==> flow/design.v <==
`timescale 1ns / 1ps
module iir_filter (
    input wire clk,
    input wire rst,
    input wire signed [15:0] x_in,
    output reg signed [15:0] y_out
);
    localparam signed [39:0] B0 =  3947;
    localparam signed [39:0] B1 = -7894;
    localparam signed [39:0] B2 =  3947;
    localparam signed [39:0] A2 = -7891; 
    localparam signed [39:0] A3 =  3801;
    reg signed [39:0] z1;
    reg signed [39:0] z2;
    wire signed [39:0] x_ext;
    wire signed [39:0] b0_x, b1_x, b2_x;
    wire signed [39:0] a2_y, a3_y;
    wire signed [39:0] y_acc;
    assign x_ext = {{24{x_in[15]}}, x_in};
    assign b0_x = x_ext * B0;
    assign b1_x = x_ext * B1;
    assign b2_x = x_ext * B2;
    assign y_acc = b0_x + z1;
    reg signed [15:0] y_comb;
    wire signed [39:0] y_scaled = y_acc >>> 12; 
    always @(*) begin
        if (y_scaled > 32767)      
            y_comb = 32767;
        else if (y_scaled < -32768) 
            y_comb = -32768;
        else                        
            y_comb = y_scaled[15:0];
    end
    wire signed [39:0] y_comb_ext = {{24{y_comb[15]}}, y_comb};
    assign a2_y = y_comb_ext * A2;
    assign a3_y = y_comb_ext * A3;
    always @(posedge clk) begin
        if (rst) begin
            y_out <= 0;
            z1 <= 0;
            z2 <= 0;
        end else begin
            y_out <= y_comb;
            z1 <= b1_x - a2_y + z2;
            z2 <= b2_x - a3_y;
        end
    end
endmodule
`timescale 1ns / 1ps
module threshold_estimator (
    input wire clk,
    input wire rst,
    input wire signed [15:0] data_in,
    output reg signed [15:0] threshold
);
    reg signed [15:0] abs_data;
    always @(*) begin
        if (data_in == -16'd32768) abs_data = 16'd32767;
        else abs_data = (data_in < 0) ? -data_in : data_in;
    end
    localparam K = 14; 
    reg signed [31:0] accumulator;
    always @(posedge clk) begin
        if (rst) begin
            accumulator <= 0;
            threshold <= 0;
        end else begin
            accumulator <= accumulator - (accumulator >>> K) + abs_data;
            threshold <= -(((accumulator >>> K) * 45) >>> 3);
        end
    end
endmodule
`timescale 1ns / 1ps
module spike_detect (
    input wire clk,
    input wire rst,
    input wire signed [15:0] data_in,
    input wire signed [15:0] threshold,
    output reg spike_out
);
    localparam integer LOCKOUT = 20;
    localparam signed [15:0] SATURATION_NEG = -16'd30000;
    reg [4:0] timer;
    always @(posedge clk) begin
        if (rst) begin
            spike_out <= 0;
            timer <= 0;
        end else begin
            spike_out <= 0;
            if (timer > 0) begin
                timer <= timer - 1;
            end else begin
                if ((data_in < threshold) && (data_in > SATURATION_NEG)) begin
                    spike_out <= 1;
                    timer <= LOCKOUT;
                end
            end
        end
    end
endmodule
`timescale 1ns / 1ps
module velocity_decoder (
    input wire clk,
    input wire rst,
    input wire bin_strobe,  
    input wire signed [15:0] bin_count,  
    output reg signed [15:0] velocity  
);
    localparam signed [15:0] M1 = 16'd3891;  
    localparam signed [15:0] M2 = 16'd819;  
    localparam signed [15:0] MAX_VEL = 16'd20480; 
    localparam signed [15:0] MIN_VEL = -16'd20480;
    reg signed [31:0] term1;  
    reg signed [31:0] term2;  
    reg signed [31:0] sum;  
    always @(posedge clk) begin
        if (rst) begin
            velocity <= 0;
        end else if (bin_strobe) begin
            term1 = velocity * M1; 
            term2 = (bin_count * M2) <<< 12;
            sum = term1 + term2;
            if ((sum >>> 12) > MAX_VEL) 
                velocity <= MAX_VEL;
            else if ((sum >>> 12) < MIN_VEL)
                velocity <= MIN_VEL;
            else
                velocity <= sum >>> 12;
        end
    end
endmodule
`timescale 1ns / 1ps
module neural_pipeline_top (
    input wire clk,
    input wire rst,
    input wire signed [15:0] raw_in,
    output wire signed [15:0] vel_out
);
    wire signed [15:0] filt_out;
    wire spike_pulse_raw;  
    reg spike_pulse_safe;  
    wire signed [15:0] auto_threshold;
    reg [17:0] warmup_cnt; 
    always @(posedge clk) begin
        if (rst) begin
            warmup_cnt <= 0;
            spike_pulse_safe <= 0;
        end else begin
            if (warmup_cnt < 150000) 
                warmup_cnt <= warmup_cnt + 1;
            if (warmup_cnt == 150000) 
                spike_pulse_safe <= spike_pulse_raw;
            else 
                spike_pulse_safe <= 0;
        end
    end
    reg [10:0] bin_timer;
    reg bin_strobe;
    reg signed [15:0] bin_accumulator;
    reg signed [15:0] current_bin_count;
    iir_filter u_filter (
        .clk(clk),
        .rst(rst),
        .x_in(raw_in),
        .y_out(filt_out)
    );
    threshold_estimator u_thresh_gen (
        .clk(clk),
        .rst(rst),
        .data_in(filt_out),
        .threshold(auto_threshold)
    );
    spike_detect u_detect (
        .clk(clk),
        .rst(rst),
        .data_in(filt_out),
        .threshold(auto_threshold), 
        .spike_out(spike_pulse_raw) 
    );
    always @(posedge clk) begin
        if (rst) begin
            bin_timer <= 0;
            bin_accumulator <= 0;
            current_bin_count <= 0;
            bin_strobe <= 0;
        end else begin
            bin_strobe <= 0;
            if (spike_pulse_safe)
                bin_accumulator <= bin_accumulator + 1;
            if (bin_timer == 1499) begin
                bin_timer <= 0;
                current_bin_count <= bin_accumulator;
                bin_accumulator <= 0;
                bin_strobe <= 1;
            end else begin
                bin_timer <= bin_timer + 1;
                bin_strobe <= 0;
            end
        end
    end
    velocity_decoder u_decoder (
        .clk(clk),
        .rst(rst),
        .bin_strobe(bin_strobe),
        .bin_count(current_bin_count),
        .velocity(vel_out)
    );
endmodule
======== Tool chain data of neural_pipeline_top ========
The steps from the RTL of neural_pipeline_top to its reports follow in flow order.
Line numbers count from 1 in the design file above.
Cell names lack the library's common part.
A cell with n/a has no value.
inputs
  top module .............................. neural_pipeline_top
  clock port .............................. clk
  cell library ............................ sky130hd
  timing corner ........................... tt_025C_1v80

======== After elaboration ========
Counts by Yosys on the flattened word-level netlist (proc, flatten, opt, wreduce; memories kept). Register bits leave out memories and registers merged into their read ports (data or address). Print and check cells are left out. Cells with the same type and inputs are merged into one.
operators by class
  $lt $le $gt $ge ......................... 9
  reduce/logical cells .................... 5
  eq/ne operators ......................... 3
  bitwise gates (word level) .............. 1
  multiply operators ...................... 7
  mux-type cells .......................... 10
  add/subtract/negate cells ............... 13
operators with widths
  operator                                                          count
  multiplier 16 x 13 -> 29 bit (second input constant)              4
  multiplier 16 x 14 -> 30 bit (second input constant)              1
  multiplier 16 x 11 -> 20 bit (second input constant)              1
  multiplier 18 x 7 -> 19 bit (second input constant)               1
  two-way mux 16 bit                                                6
  adder 29 x 40 -> 40 bit                                           1
  adder 40 bit                                                      1
  subtractor 40 bit                                                 1
  negator 16 bit                                                    2
  adder 29 x 32 -> 32 bit                                           1
  adder 32 x 16 -> 32 bit                                           1
  subtractor 32 x 18 -> 32 bit                                      1
  subtractor 29 x 29 -> 30 bit                                      1
  greater-than comparator 28 x 16 -> 1 bit (second input constant)  1
  less-than comparator 28 x 16 -> 1 bit (second input constant)     1
  greater-than comparator 20 x 16 -> 1 bit (second input constant)  1
  less-than comparator 20 x 16 -> 1 bit (second input constant)     1
  adder 18 x 1 -> 18 bit (second input constant)                    1
  less-than comparator 18 bit (second input constant)               1
  == test 18 bit (second input constant)                            1
  less-than comparator 16 x 1 -> 1 bit (second input constant)      1
  less-than comparator 16 bit                                       1
  greater-than comparator 16 bit (second input constant)            1
  == test 16 bit (second input constant)                            1
  adder 16 x 2 -> 16 bit (second input constant)                    1
  adder 11 x 1 -> 11 bit (second input constant)                    1
  == test 11 bit (second input constant)                            1
  two-way mux 5 bit                                                 2
Not listed: further kinds 7, cells in them 10.
word-level totals
  register bits after elaboration ......... 229
  bits of input ports ..................... 18
  elaborated cells ........................ 62

======== Logic depth ========
Longest topological path by Yosys (ltp), each cell counted once; first at word level (registers and memories cut), then after technology mapping (sequential cells cut; the memories' decode and read muxes count).
depth
  depth after elaboration ................. 8
  ABC_AREA ................................ 0
  depth in mapped cells ................... 71
  depth with buffers taken out ............ 69

======== Netlist ========
Source: synth_stat.txt of the flow (Yosys; design flattened, memories mapped). It holds for the ABC_AREA given above (unset counts as 0); a run with the other value may have another netlist.
cell types
  cell type  count
  fa_1       524
  ha_1       712
  dfxtp_1    219
  inv_1      1004
  xnor2_1    194
  nor2_1     351
  xor2_1     146
  a21oi_1    198
  a21o_1     101
  nand2_1    181
  o21ai_0    122
  mux2i_1    36
  nand3_1    69
  nor3_1     62
  o21a_1     39
  nand2b_1   44
  nor2b_1    44
  and3_1     37
Other cell types: 71; their cells: 467.
mapped netlist
  cells in the netlist .................... 4550
  mapped flip-flops ....................... 219
  cell area after synthesis ............... 40387.5 µm²
  area of sequential cells ................ 4384.2 µm²
  buffer cells ............................ 62
The figures by module come from a second, unflattened synthesis with its own total; it is not the netlist above.
unflattened totals
  cell total of the unflattened synthesis .. 4726
  area (unflattened synthesis) ............ 41932.7 µm²
Rows give one instance, submodules left out.
modules
  module               area (µm²)  instances  cells  sequential area (µm²)
  iir_filter           24339.6     1          2745   1721.7
  velocity_decoder     7823.8      1          840    320.3
  (no name shown)      6423.7      1          770    960.9
  neural_pipeline_top  2621.3      1          274    1261.2
  spike_detect         724.4       1          97     120.1

======== Timing after synthesis ========
Path of least setup slack by OpenSTA after synthesis, without wires, with an ideal clock, recovery checks aside; 20% of the period is set as input and as output delay. Where synthesis merged equal registers, the netlist keeps one of their names.
timing path after synthesis
  kind .................................... input to register
  start point ............................. input raw_in[7]
  end point ............................... register u_filter.z1[29]
  path delay .............................. 14.705 ns
  path slack .............................. 5.295 ns
  stages on the path ...................... 65
  period .................................. 25.0 ns
  data required time ...................... 24.879 ns
  buffers on the path ..................... 2
  arrival ................................. 19.584 ns
  synthesis period reached ................ 19.705 ns
"path delay" = arrival - input delay + setup time.
"stages on the path" counts driving pins, that of a launching flip-flop among them; a cell with two outputs on the path counts twice.
"synthesis period reached" is the clock period less the worst setup slack; recovery checks do not enter. This is arithmetic on one report: input and output delays are still those of the set period (20% each).
The rows between start and end are the longest chain of elaborated cells between them; the timing report does not say that the signal goes this way. Where chains are equally long, one stands for them.
Each line given opens the expression or statement behind the cell; cells for indexed reads and writes are added by Yosys, which also makes memories of some case tables.
on the way, after synthesis
  cells stage by stage .................... ha_1 -> fa_1 -> inv_1 -> fa_1 -> inv_1 -> fa_1 -> inv_1 -> fa_1 -> inv_1 -> ha_1 -> or3_1 -> o211ai_1 -> a21oi_1 -> o21a_1 -> o21ai_0 -> nand2_1 -> a21o_1 -> a21oi_1 -> [29 not listed] -> o31ai_1 -> nor2_1 -> xnor2_1 -> fa_1 -> inv_1 -> ha_1 -> a21o_1 -> a21oi_1 -> o21ai_0 -> a21oi_1 -> nor2b_1 -> o21ai_0 -> nand2b_1 -> a21oi_1 -> nand2_1 -> o221ai_1 -> o21ai_1 -> mux2_2
  cells in the longest elaborated chain ... 8
RTL lines, path after synthesis
  what                                   line  RTL
  start, declared                        136   input wire signed [15:0] raw_in,
  multiplier 16 x 13 -> 29 bit           20    assign b0_x = x_ext * B0;
  adder 29 x 40 -> 40 bit                23    assign y_acc = b0_x + z1;
  less-than comparator 28 x 16 -> 1 bit  29    else if (y_scaled < -32768)
  two-way mux 16 bit                     29
  two-way mux 16 bit                     27    if (y_scaled > 32767)
  multiplier 16 x 14 -> 30 bit           35    assign a2_y = y_comb_ext * A2;
  subtractor 40 bit                      44    z1 <= b1_x - a2_y + z2;
  adder 40 bit                           44
  end, assigned                          40    z1 <= 0;
  end, assigned                          44
  end, declared                          13    reg signed [39:0] z1;
Some nets on the timed path still bear RTL names; the line given drives or declares the net.
named nets, after synthesis
  net                 line
  u_filter.y_comb[9]  27

======== Timing after layout ========
Path of least setup slack in the final report of flow run A (OpenROAD, finished layout, wires in). Where an end is a register, its clock arrival counts in the times.
timing path post-layout
  kind .................................... input to register
  start point ............................. input raw_in[0]
  end point ............................... register u_filter.z1[29]
  arrival ................................. 27.71 ns
  period .................................. 37.8 ns
  buffers on the path ..................... 3
  path slack .............................. 10.58 ns
  data required time ...................... 38.29 ns
  stages on the path ...................... 62
The rows between start and end are the longest chain of elaborated cells between them; the timing report does not say that the signal goes this way. Where chains are equally long, one stands for them.
on the way, post-layout
  cells stage by stage .................... clkdlybuf4s50_1 -> inv_1 -> ha_1 -> ha_1 -> inv_1 -> fa_1 -> inv_1 -> fa_1 -> fa_1 -> ha_1 -> nand3_1 -> nand2_1 -> a41o_1 -> o41ai_1 -> o21ai_0 -> a21oi_1 -> o21bai_1 -> xnor2_1 -> [26 not listed] -> nor2b_1 -> o21ai_0 -> a21boi_0 -> o21ai_0 -> a21boi_0 -> o2111ai_1 -> nand4_1 -> a31oi_1 -> a21oi_1 -> xor2_1 -> fa_1 -> inv_1 -> ha_1 -> nand2_1 -> a2111oi_0 -> o221ai_1 -> o21ai_1 -> mux2_2
  cells in the longest elaborated chain ... 8
RTL lines, path post-layout
  what                                   line  RTL
  start, declared                        136   input wire signed [15:0] raw_in,
  multiplier 16 x 13 -> 29 bit           20    assign b0_x = x_ext * B0;
  adder 29 x 40 -> 40 bit                23    assign y_acc = b0_x + z1;
  less-than comparator 28 x 16 -> 1 bit  29    else if (y_scaled < -32768)
  two-way mux 16 bit                     29
  two-way mux 16 bit                     27    if (y_scaled > 32767)
  multiplier 16 x 14 -> 30 bit           35    assign a2_y = y_comb_ext * A2;
  subtractor 40 bit                      44    z1 <= b1_x - a2_y + z2;
  adder 40 bit                           44
  end, assigned                          40    z1 <= 0;
  end, assigned                          44
  end, declared                          13    reg signed [39:0] z1;
Some nets on the timed path still bear RTL names; the line given drives or declares the net.
named nets, post-layout
  net                 line
  u_filter.y_comb[4]  27

Memo
Re: implementation data of neural_pipeline_top

neural_pipeline_top through Yosys and OpenROAD on sky130hd: 3 stored runs, unordered, with their settings and measured results. The constraints put input and output delay at 20% of the set period each and load the outputs with 0.01 pF.
By "achieved clock period" is meant the clock period of the run minus its worst setup slack. This is arithmetic on one report: input and output delays are still those of the set period (20% each).
"worst setup path time": the worst setup path's part of the clock period (all of it between registers, 20% less for each end at a port) less its slack. A launch clock that arrives late makes it longer, a capture clock that arrives late makes it shorter.

======== flow run A ========
==> flow/run.sh <==
#!/bin/bash
# the make line also repeats the synthesis and layout settings of config.mk as NAME=value (left out here)
make -C /OpenROAD-flow-scripts/flow DESIGN_CONFIG=/design/flow/config.mk WORK_HOME=/design/flow/orfs CLKGATE_MAP_FILE= finish
==> flow/config.mk <==
export PLATFORM = sky130hd
export DESIGN_NAME = neural_pipeline_top
export DESIGN_NICKNAME = neural_pipeline_top
export VERILOG_FILES = /design/flow/design.v
export SDC_FILE = /design/flow/constraint.sdc
export NUM_CORES = 4
export LEC_CHECK = 0
export CAP_MARGIN = 20
export CORE_MARGIN = 2
export CORE_UTILIZATION = 40
export GPL_ROUTABILITY_DRIVEN = 0
export GPL_TIMING_DRIVEN = 0
export PLACE_DENSITY_LB_ADDON = 0.06
export SLEW_MARGIN = 30
==> flow/constraint.sdc <==
create_clock -name core_clock -period 37.8 [get_ports {clk}]
set_input_delay 7.5600 -clock core_clock [delete_from_list [all_inputs] [get_ports {clk}]]
set_output_delay 7.5600 -clock core_clock [all_outputs]
set_load 0.01 [all_outputs]

-------- measured, flow run A --------
  synthesized cell area ................... 40387.5 µm²
  die outline area ........................ 103526.0 µm²
  area of the standard cells in the finished layout .. 43441.7 µm²
  utilization in the final report ......... 0.434
  worst setup slack after layout .......... 10.577 ns
  final setup TNS ......................... 0.000 ns
  final worst hold slack .................. 0.462 ns
  achieved clock period ................... 27.223 ns
  worst setup path time ................... 19.66 ns
  critical path type ...................... input to register

======== flow run B ========
==> flow/run.sh <==
#!/bin/bash
# the make line also repeats the synthesis and layout settings of config.mk as NAME=value (left out here)
make -C /OpenROAD-flow-scripts/flow DESIGN_CONFIG=/design/flow/config.mk WORK_HOME=/design/flow/orfs CLKGATE_MAP_FILE= finish
==> flow/config.mk <==
export PLATFORM = sky130hd
export DESIGN_NAME = neural_pipeline_top
export DESIGN_NICKNAME = neural_pipeline_top
export VERILOG_FILES = /design/flow/design.v
export SDC_FILE = /design/flow/constraint.sdc
export NUM_CORES = 4
export LEC_CHECK = 0
export CAP_MARGIN = 20
export CORE_MARGIN = 2
export CORE_UTILIZATION = 40
export SETUP_SLACK_MARGIN = 4.3
export SLEW_MARGIN = 20
==> flow/constraint.sdc <==
create_clock -name core_clock -period 23.2 [get_ports {clk}]
set_input_delay 4.6400 -clock core_clock [delete_from_list [all_inputs] [get_ports {clk}]]
set_output_delay 4.6400 -clock core_clock [all_outputs]
set_load 0.01 [all_outputs]

-------- measured, flow run B --------
  synthesized cell area ................... 40387.5 µm²
  die outline area ........................ 103526.0 µm²
  area of the standard cells in the finished layout .. 46439.5 µm²
  utilization in the final report ......... 0.464
  worst setup slack after layout .......... 4.558 ns
  final setup TNS ......................... 0.000 ns
  final worst hold slack .................. 0.464 ns
  achieved clock period ................... 18.642 ns
  worst setup path time ................... 14.00 ns
  critical path type ...................... input to register

======== flow run C ========
==> flow/run.sh <==
#!/bin/bash
# the make line also repeats the synthesis and layout settings of config.mk as NAME=value (left out here)
make -C /OpenROAD-flow-scripts/flow DESIGN_CONFIG=/design/flow/config.mk WORK_HOME=/design/flow/orfs CLKGATE_MAP_FILE= finish
==> flow/config.mk <==
export PLATFORM = sky130hd
export DESIGN_NAME = neural_pipeline_top
export DESIGN_NICKNAME = neural_pipeline_top
export VERILOG_FILES = /design/flow/design.v
export SDC_FILE = /design/flow/constraint.sdc
export NUM_CORES = 4
export LEC_CHECK = 0
export CAP_MARGIN = 20
export CELL_PAD_IN_SITES_GLOBAL_PLACEMENT = 3
export CORE_MARGIN = 5
export CORE_UTILIZATION = 23
export CTS_CLUSTER_DIAMETER = 199
export CTS_CLUSTER_SIZE = 27
export GPL_ROUTABILITY_DRIVEN = 0
export GPL_TIMING_DRIVEN = 1
export PLACE_DENSITY_LB_ADDON = 0.06
export SLEW_MARGIN = 25
==> flow/constraint.sdc <==
create_clock -name core_clock -period 40.7 [get_ports {clk}]
set_input_delay 8.1400 -clock core_clock [delete_from_list [all_inputs] [get_ports {clk}]]
set_output_delay 8.1400 -clock core_clock [all_outputs]
set_load 0.01 [all_outputs]

-------- measured, flow run C --------
  synthesized cell area ................... 40387.5 µm²
  die outline area ........................ 184080.0 µm²
  area of the standard cells in the finished layout .. 44089.8 µm²
  utilization in the final report ......... 0.253
  worst setup slack after layout .......... 13.339 ns
  final setup TNS ......................... 0.000 ns
  final worst hold slack .................. 0.479 ns
  achieved clock period ................... 27.361 ns
  worst setup path time ................... 19.22 ns
  critical path type ...................... input to register
